==> flow/design.v <==
module cordic_stage 	(input [15:0] x,
			input [15:0] y,
			input [15:0]z,
			input mode,
			input reset,
			input clock,
			input [2:0] stage,
			output reg [15:0] x_out,
			output reg [15:0] y_out,
			output reg [15:0] z_out,
			output reg mode_out,
			output [2:0] stage_out);
		reg [15:0] atan;
		always @*
		begin
			case (stage) 
				3'b000 : atan = 16'b0_0000000_11001001;
				3'b001 : atan = 16'b0_0000000_01110110;
				3'b010 : atan = 16'b0_0000000_00111110;
				3'b011 : atan = 16'b0_0000000_00011111;
				3'b100 : atan = 16'b0_0000000_00001111;
				3'b101 : atan = 16'b0_0000000_00000111;
				3'b110 : atan = 16'b0_0000000_00000011;
				3'b111 : atan = 16'b0_0000000_00000001;
			endcase
		end
		assign stage_out = stage + 1;
		always @(posedge clock or negedge reset)
		begin
			if (~reset)
			begin
				x_out <= 0;
				y_out <= 0;
				z_out <= 0;
				mode_out <= 0;
			end
			else
			begin
				mode_out <= mode;
				if (mode == 0)
				begin
					if (z[15] == 0)
					begin
						case (x[15]^y[15])
							1'b0 : x_out <= (x[14:0] > (y[14:0] >> stage) ) ? 
									{x[15], x[14:0] - (y[14:0] >> stage)} :
									{~x[15],(y[14:0] >> stage) - x[14:0]}; 
							1'b1 : x_out <= {x[15], x[14:0] + (y[14:0] >> stage)};
						endcase
						case (x[15]^y[15])
							1'b1 : y_out <= (y[14:0] > (x[14:0] >> stage) ) ? 
									{y[15], y[14:0] - (x[14:0] >> stage)} :
									{~y[15],(x[14:0] >> stage) - y[14:0]}; 
							1'b0 : y_out <= {y[15], y[14:0] + (x[14:0] >> stage)};
						endcase
						z_out <= (z[14:0] > atan[14:0]) ? z - atan : {~z[15],atan[14:0] - z[14:0]};
					end
					else
					begin
						case (x[15]^y[15])
							1'b1 : x_out <= (x[14:0] > (y[14:0] >> stage) ) ? 
									{x[15], x[14:0] - (y[14:0] >> stage)} :
									{~x[15],(y[14:0] >> stage) - x[14:0]};
							1'b0 : x_out <= {x[15], x[14:0] + (y[14:0] >> stage)};
						endcase
						case (x[15]^y[15])
							1'b0 : y_out <= (y[14:0] > (x[14:0] >> stage) ) ? 
									{y[15], y[14:0] - (x[14:0] >> stage)} :
									{~y[15],(x[14:0] >> stage) - y[14:0]};
							1'b1 : y_out <= {y[15], y[14:0] + (x[14:0] >> stage)};
						endcase
						z_out <= (z[14:0] > atan[14:0]) ? z - atan : {~z[15],atan[14:0] - z[14:0]};
					end
				end
				else
				begin
					if (y[15] == 1)
					begin
						case (x[15]^y[15])
							1'b0 : x_out <= (x[14:0] > (y[14:0] >> stage) ) ? 
									{x[15], x[14:0] - (y[14:0] >> stage)} :
									{~x[15],(y[14:0] >> stage) - x[14:0]};
							1'b1 : x_out <= {x[15], x[14:0] + (y[14:0] >> stage)};
						endcase
						case (x[15]^y[15])
							1'b1 : y_out <= (y[14:0] > (x[14:0] >> stage) ) ? 
									{y[15], y[14:0] - (x[14:0] >> stage)} :
									{~y[15],(x[14:0] >> stage) - y[14:0]}; 
							1'b0 : y_out <= {y[15], y[14:0] + (x[14:0] >> stage)};
						endcase
						case (z[15])
							1'b0 : z_out <= (z[14:0] > atan[14:0]) ? 
									{z[15], z[14:0] - atan[14:0]} :
									{~z[15],atan[14:0] - z[14:0]};
							1'b1 : z_out <= {z[15], z[14:0] + atan[14:0]};
						endcase
					end
					else
					begin
						case (x[15]^y[15])
							1'b1 : x_out <= (x[14:0] > (y[14:0] >> stage) ) ? 
									{x[15], x[14:0] - (y[14:0] >> stage)} :
									{~x[15],(y[14:0] >> stage) - x[14:0]};
							1'b0 : x_out <= {x[15], x[14:0] + (y[14:0] >> stage)};
						endcase
						case (x[15]^y[15])
							1'b0 : y_out <= (y[14:0] > (x[14:0] >> stage) ) ? 
									{y[15], y[14:0] - (x[14:0] >> stage)} :
									{~y[15],(x[14:0] >> stage) - y[14:0]};
							1'b1 : y_out <= {y[15], y[14:0] + (x[14:0] >> stage)};
						endcase
						case (z[15])
							1'b1 : z_out <= (z[14:0] > atan[14:0]) ? 
									{z[15], z[14:0] - atan[14:0]} :
									{~z[15],atan[14:0] - z[14:0]}; 
							1'b0 : z_out <= {z[15], z[14:0] + atan[14:0]};
						endcase
					end
				end
			end
		end
endmodule
module cordic 	(input op_mode,
		input [15:0] x_coordinate,
		input [15:0] y_coordinate,
		input [15:0] rotate_amount,
		input clock,
		input reset,
		output reg [15:0] x_or_phase_out,
		output reg [15:0] y_or_size_out
		);
		reg [15:0] x_in;
		reg [15:0] y_in;
		reg [15:0] z_in;
		reg mode_in;
		wire [15:0] connections_x [7:0];
		wire [15:0] connections_y [7:0];
		wire [15:0] connections_z [7:0];
		wire connections_mode [7:0];
		wire [2:0] connections_stage [7:0];
		wire [15:0] outx;
		wire [15:0] outy;
		wire [15:0] outz;
		wire [32:0] holderx;
		wire [14:0] divx;
		wire [14:0] divy;
		wire [32:0] holdery;
		assign outx = connections_x[7];
		assign outy = connections_y[7];
		assign outz = connections_z[7];
		assign holderx = outx[14:0];
		assign divx = (holderx << 8) / 15'b00000001_10100101;
		assign holdery = outy[14:0];
		assign divy = (holdery << 8) / 15'b00000001_10100101;
		always @(posedge clock or negedge reset)
		begin
			if (~reset)
			begin
				x_in <= 0;
				y_in <= 0;
				z_in <= 0;
				x_or_phase_out <= 0;
				y_or_size_out <= 0;
			end
			else
			begin
				mode_in <= op_mode;
				if (connections_mode[7] == 0)
				begin
					x_or_phase_out <= {outx[15], divx};
					y_or_size_out <= {outy[15], divy};
				end
				else
				begin
					y_or_size_out <= {outx[15], divx};
					x_or_phase_out <= outz;
				end
				if(op_mode == 0)
				begin
					if (rotate_amount[14:0] <= (15'b0000011_00100100 >> 1))
					begin
						z_in <= rotate_amount;
						x_in <= x_coordinate;
						y_in <= y_coordinate;
					end
					else
					begin
						if (rotate_amount[15] == 1)
						begin
							x_in <= y_coordinate;
							y_in <= {~x_coordinate[15],x_coordinate[14:0]};
							z_in <= {rotate_amount[15],rotate_amount[14:0] - (15'b0000011_00100100 >> 1)};
						end
						else
						begin
							y_in <= x_coordinate;
							x_in <= {~y_coordinate[15],y_coordinate[14:0]};
							z_in <= rotate_amount - (16'b0_0000011_00100100>>1);
						end
					end
				end
				else
				begin
					if (x_coordinate[15] == 0)
					begin
						z_in <= 0;
						x_in <= x_coordinate;
						y_in <= y_coordinate;
					end
					else
					begin
						if (y_coordinate[15] == 0)
						begin
							x_in <= y_coordinate;
							y_in <= {~x_coordinate[15],x_coordinate[14:0]};
							z_in <= (16'b0_0000011_00100100 >> 1);
						end
						else
						begin
							y_in <= x_coordinate;
							x_in <= {~y_coordinate[15],y_coordinate[14:0]};
							z_in <= 16'b1_0000001_10010010;  
						end
					end
				end
			end
		end
		wire [2:0] gnd;
		assign gnd = 0;
		cordic_stage s0 (x_in, y_in, z_in, mode_in, reset, clock, gnd,
				 connections_x[0], connections_y[0], connections_z[0], connections_mode[0], connections_stage[0]);
		genvar i;
		generate
			for (i = 1; i < 8; i = i + 1) begin : stages
				cordic_stage  s0 (connections_x[i - 1],
							connections_y[i - 1],
							connections_z[i - 1],
							connections_mode[i - 1],
							reset,
							clock,
							connections_stage[i - 1],
							connections_x[i], 
							connections_y[i],
							connections_z[i],
							connections_mode[i],
							connections_stage[i]);
			end
		endgenerate
endmodule
=== Reports on cordic ===
The steps from the RTL of cordic to its reports follow in flow order.
Line numbers count from 1 in the design file above.
Operators: Yosys type, input widths -> output width; for muxes data width and select width s.
Cell names lack the library's common part.
A cell with - has no value.

* Top module: cordic
* Clock: clock
* Library: sky130hd
* Corner: tt_025C_1v80

=== After elaboration ===
Source: Yosys, flattened and elaborated. Widths are those after wreduce; folded enables and synchronous resets count as part of the registers. Registers that Yosys merges into a memory's read port (data or address) are not register bits. Print and check cells do not count. Equal cells are merged and count once.
Yosys's memory passes give these memory sizes; they may raise the number of words (mostly to a power of two), join words into wider ones and drop unused or constant bits.

* Memory cells: 8
* Elaborated cells: 395
* Input port bits: 51
* Flip-flop bits (word level): 473
* ROM bits: 512

{| class="wikitable"
|+ Memories
! name !! depth !! bits a word !! rd ports !! write ports !! RTL line !! RTL
|-
| (name not given) || 8 || 8 || 1 || 0 || 16 || <nowiki>case (stage)</nowiki>
|-
| (name not given) || 8 || 8 || 1 || 0 || 16 ||
|-
| (name not given) || 8 || 8 || 1 || 0 || 16 ||
|-
| (name not given) || 8 || 8 || 1 || 0 || 16 ||
|-
| (name not given) || 8 || 8 || 1 || 0 || 16 ||
|-
| (name not given) || 8 || 8 || 1 || 0 || 16 ||
|}

Further memories, not shown: 2.

* Multiplexer cells: 201
* Div/mod/pow operators: 2
* Add/sub/neg operators: 79
* Bitwise logic cells: 42
* $lt $le $gt $ge: 25

{| class="wikitable"
|+ Operator list
! kind !! number
|-
| $mux 16 || 137
|-
| $pmux 16 s2 || 64
|-
| $div 23x9->33 const B || 2
|-
| $sub 15x15->15 || 18
|-
| $gt 15x15->1 || 10
|-
| $add 15x15->15 || 9
|-
| $sub 16x16->16 || 8
|-
| $not 1->1 || 34
|-
| $sub 10x15->15 || 2
|-
| $sub 11x15->15 || 2
|-
| $sub 12x15->15 || 2
|-
| $sub 13x15->15 || 2
|-
| $sub 14x15->15 || 2
|-
| $add 15x10->15 || 2
|-
| $sub 15x10->15 || 2
|-
| $gt 15x10->1 || 2
|-
| $add 15x11->15 || 2
|-
| $sub 15x11->15 || 2
|-
| $gt 15x11->1 || 2
|-
| $add 15x12->15 || 2
|-
| $sub 15x12->15 || 2
|-
| $gt 15x12->1 || 2
|-
| $add 15x13->15 || 2
|-
| $sub 15x13->15 || 2
|-
| $gt 15x13->1 || 2
|-
| $add 15x14->15 || 2
|-
| $sub 15x14->15 || 2
|-
| $gt 15x14->1 || 2
|}

Other operator kinds: 12; their cells: 27.

=== Longest topological paths ===
Depth = most cells in a row (Yosys ltp): at word level without a register or memory, in the mapped netlist without a sequential cell, where the memories' decode and read muxes count.

* Word-level depth: 5
* ABC_AREA: 1
* Gate-level depth with buffers: 119
* Depth with buffers taken out: 114

=== Mapped cells and area ===
Yosys stat after the flow's synthesis: flattened, memories mapped to cells. It holds for the ABC_AREA given above (unset counts as 0); a run with the other value may have another netlist.

* Synthesis area: 0.0581933 sq mm
* Cell count: 8698
* Flip-flops: 472

{| class="wikitable"
|+ Cell types
! cell type !! number
|-
| dfrtp_1 || 471
|-
| ha_1 || 559
|-
| nand2_1 || 1827
|-
| inv_1 || 1223
|-
| xor2_1 || 378
|-
| o21ai_0 || 625
|-
| a21oi_1 || 581
|-
| nor2_1 || 753
|-
| nand3_1 || 544
|-
| nand2_2 || 212
|-
| nand2_4 || 83
|-
| fa_1 || 45
|-
| clkbuf_1 || 181
|-
| o31ai_1 || 84
|-
| nand4_1 || 100
|-
| nor3_1 || 117
|-
| o211ai_1 || 64
|-
| o21bai_1 || 57
|}

Other cell types: 72; their cells: 794.

=== Worst setup path after synthesis ===
Path of least setup slack by OpenSTA after synthesis, without wires, with an ideal clock, recovery checks aside; 20% of the period is set as input and as output delay. Where synthesis merged equal registers, the netlist keeps one of their names.

* Kind: register -> register
* Start: register stages[7].s0.x_out[7]
* End: register y_or_size_out[0]
* Stages on the path: 107
* Path slack: 4.607 ns
* Path delay: 11.393 ns
* Arrival time: 11.277 ns
* Period: 16.0 ns
* Period reached after synthesis: 11.393 ns

"path delay" is the arrival time less input delay plus setup time.
"stages on the path" counts driving pins, that of a launching flip-flop among them; a cell with two outputs on the path counts twice.
"period reached after synthesis" is the clock period less the worst setup slack; recovery checks do not enter. This is arithmetic on one report: input and output delays are still those of the set period (20% each).
The rows between start and end are the longest chain of elaborated cells between them; the timing report does not say that the signal goes this way. Where chains are equally long, one stands for them.
A line is the first line of the expression or statement that the cell stems from. Yosys adds cells for indexed reads and writes and turns some case tables into memories.
A register here has more assigning lines than the two given.

* Path through: dfrtp_1 o21ai_2 nand2_2 nand2_2 nand2_2 nand2_1 nand2_1 nor2_4 nand2_4 nand2_4 nand2_4 buf_12 nand2_1 nand3_2 nand2_2 nand2_2 nand3_4 nand2_4 [71 not listed] buf_6 ha_1 nand3_1 nand2_1 nor2_1 nand2_1 nand2_1 nand2_1 nand2_1 nand2_1 nand2_1 nand2_1 nor2_1 nand2_1 nor2_1 nand2_1 nand2_1 nand2_1
* Cells in the longest elaborated chain: 2
* Elaborated cells between the ends (all ways): 2
* RTL lines with such cells: 2
* Those cells by class: div: 1; mux: 1

{| class="wikitable"
|+ Ends and longest elaborated chain, post-synthesis
! element !! RTL line !! RTL
|-
| start: declaration || 8 || <nowiki>output reg [15:0] x_out,</nowiki>
|-
| start: assignment || 45 || <nowiki>1'b0 : x_out <= (x[14:0] > (y[14:0] >> stage) ) ?</nowiki>
|-
| start: assignment || 48 || <nowiki>1'b1 : x_out <= {x[15], x[14:0] + (y[14:0] >> stage)};</nowiki>
|-
| $div 23x9->33 || 152 || <nowiki>assign divx = (holderx << 8) / 15'b00000001_10100101;</nowiki>
|-
| $mux 16 || 168 || <nowiki>if (connections_mode[7] == 0)</nowiki>
|-
| end: assignment || 171 || <nowiki>y_or_size_out <= {outy[15], divy};</nowiki>
|-
| end: assignment || 175 || <nowiki>y_or_size_out <= {outx[15], divx};</nowiki>
|-
| end: declaration || 130 || <nowiki>output reg [15:0] y_or_size_out</nowiki>
|}

=== Worst path after layout ===
Path of least setup slack in the final report of stored run 1 (OpenROAD, finished layout, wires in). Where an end is a register, its clock arrival counts in the times.

* Kind: register -> register
* Start: register stages[7].s0.x_out[9]
* End: register y_or_size_out[0]
* Period: 15.9 ns
* Stages on the path: 101
* Path slack: 3.24 ns
* Arrival time: 13.22 ns

The rows between start and end are the longest chain of elaborated cells between them; the timing report does not say that the signal goes this way. Where chains are equally long, one stands for them.
A register here has more assigning lines than the two given.

* Path through: dfrtp_2 nor2_4 nand2_2 nand2_2 nand2_2 nand2_1 nand2_2 nor2_4 nand2_4 nand2_4 nand2_4 nand2_1 nand2_1 inv_1 nand2_2 nand2_2 nand3_4 nand2_8 [65 not listed] nor2_4 buf_4 nand3_1 nand2_2 nand3_2 nand2_1 nand2_1 nand2_2 nand2_4 inv_2 a21oi_1 nor2_1 nand2_1 nor2_2 nand2_2 buf_4 nand2_1 nand2_1
* Cells in the longest elaborated chain: 2
* Elaborated cells between the ends (all ways): 2
* RTL lines with such cells: 2
* Those cells by class: div: 1; mux: 1

{| class="wikitable"
|+ Ends and longest elaborated chain, post-layout
! element !! RTL line !! RTL
|-
| start: declaration || 8 || <nowiki>output reg [15:0] x_out,</nowiki>
|-
| start: assignment || 45 || <nowiki>1'b0 : x_out <= (x[14:0] > (y[14:0] >> stage) ) ?</nowiki>
|-
| start: assignment || 48 || <nowiki>1'b1 : x_out <= {x[15], x[14:0] + (y[14:0] >> stage)};</nowiki>
|-
| $div 23x9->33 || 152 || <nowiki>assign divx = (holderx << 8) / 15'b00000001_10100101;</nowiki>
|-
| $mux 16 || 168 || <nowiki>if (connections_mode[7] == 0)</nowiki>
|-
| end: assignment || 171 || <nowiki>y_or_size_out <= {outy[15], divy};</nowiki>
|-
| end: assignment || 175 || <nowiki>y_or_size_out <= {outx[15], divx};</nowiki>
|-
| end: declaration || 130 || <nowiki>output reg [15:0] y_or_size_out</nowiki>
|}

Measured data: module cordic, platform sky130hd, 4 stored runs of the flow under differing settings, order arbitrary. Input and output delays are each 20% of the period that was set; the output load is 0.01 pF.
"period reached": clock period set for the run, less the worst setup slack. It is reckoned from that one timing run; input and output delays stay at 20% of the period that was set.
"time of the worst setup path" = time allowed to the worst setup path (clock period - input delay - output delay, where it has them) - its slack; a late launch clock adds to it, a late capture clock takes from it.

=== Stored run 1 ===
{| class="wikitable"
! Setting !! Value
|-
| ABC_AREA || 1
|-
| CAP_MARGIN || 15
|-
| CORE_ASPECT_RATIO || 1.81
|-
| CORE_UTILIZATION || 16
|-
| CTS_CLUSTER_DIAMETER || 196
|-
| GPL_ROUTABILITY_DRIVEN || 1
|-
| MIN_ROUTING_LAYER || met1
|-
| PLACE_DENSITY_LB_ADDON || 0.07
|-
| SETUP_SLACK_MARGIN || 2.08
|-
| SLEW_MARGIN || 10
|-
| period_ns || 15.9
|-
| CORE_MARGIN || 2
|-
! Result !! Value
|-
| Area of the synthesized netlist || 0.0581933 sq mm
|-
| Die size || 0.368761 sq mm
|-
| Standard-cell area after layout || 0.0686546 sq mm
|-
| Utilization after routing || 18.9%
|-
| Setup slack of the worst path || 3.241 ns
|-
| Post-route setup TNS || 0.000 ns
|-
| Worst hold slack after layout || 0.418 ns
|-
| Period reached || 12.659 ns
|-
| Time of the worst setup path || 12.66 ns
|-
| Critical path kind || register -> register
|}

=== Stored run 2 ===
{| class="wikitable"
! Setting !! Value
|-
| ABC_AREA || 0
|-
| CAP_MARGIN || 25
|-
| CELL_PAD_IN_SITES_DETAIL_PLACEMENT || 1
|-
| CELL_PAD_IN_SITES_GLOBAL_PLACEMENT || 2
|-
| CORE_ASPECT_RATIO || 1.71
|-
| CORE_UTILIZATION || 68
|-
| CTS_CLUSTER_SIZE || 62
|-
| GPL_TIMING_DRIVEN || 0
|-
| SLEW_MARGIN || 10
|-
| TNS_END_PERCENT || 45
|-
| period_ns || 16.0
|-
| CORE_MARGIN || 2
|}
No final report: placement broke off with GPL-0301.

=== Stored run 3 ===
{| class="wikitable"
! Setting !! Value
|-
| ABC_AREA || 0
|-
| CELL_PAD_IN_SITES_DETAIL_PLACEMENT || 2
|-
| CORE_ASPECT_RATIO || 1.71
|-
| CORE_UTILIZATION || 68
|-
| CTS_CLUSTER_SIZE || 22
|-
| GPL_TIMING_DRIVEN || 0
|-
| SLEW_MARGIN || 0
|-
| TNS_END_PERCENT || 45
|-
| period_ns || 16.0
|-
| CAP_MARGIN || 20
|-
| CORE_MARGIN || 2
|}
No final report: placement broke off with a tool error.

=== Stored run 4 ===
{| class="wikitable"
! Setting !! Value
|-
| ABC_AREA || 1
|-
| CORE_UTILIZATION || 40
|-
| SETUP_SLACK_MARGIN || 2.53
|-
| period_ns || 13.8
|-
| CAP_MARGIN || 20
|-
| CORE_MARGIN || 2
|-
| SLEW_MARGIN || 20
|-
! Result !! Value
|-
| Area of the synthesized netlist || 0.0581933 sq mm
|-
| Die size || 0.148549 sq mm
|-
| Standard-cell area after layout || 0.069344 sq mm
|-
| Utilization after routing || 48.2%
|-
| Setup slack of the worst path || 2.105 ns
|-
| Post-route setup TNS || 0.000 ns
|-
| Worst hold slack after layout || 0.455 ns
|-
| Period reached || 11.695 ns
|-
| Time of the worst setup path || 11.70 ns
|-
| Critical path kind || register -> register
|}
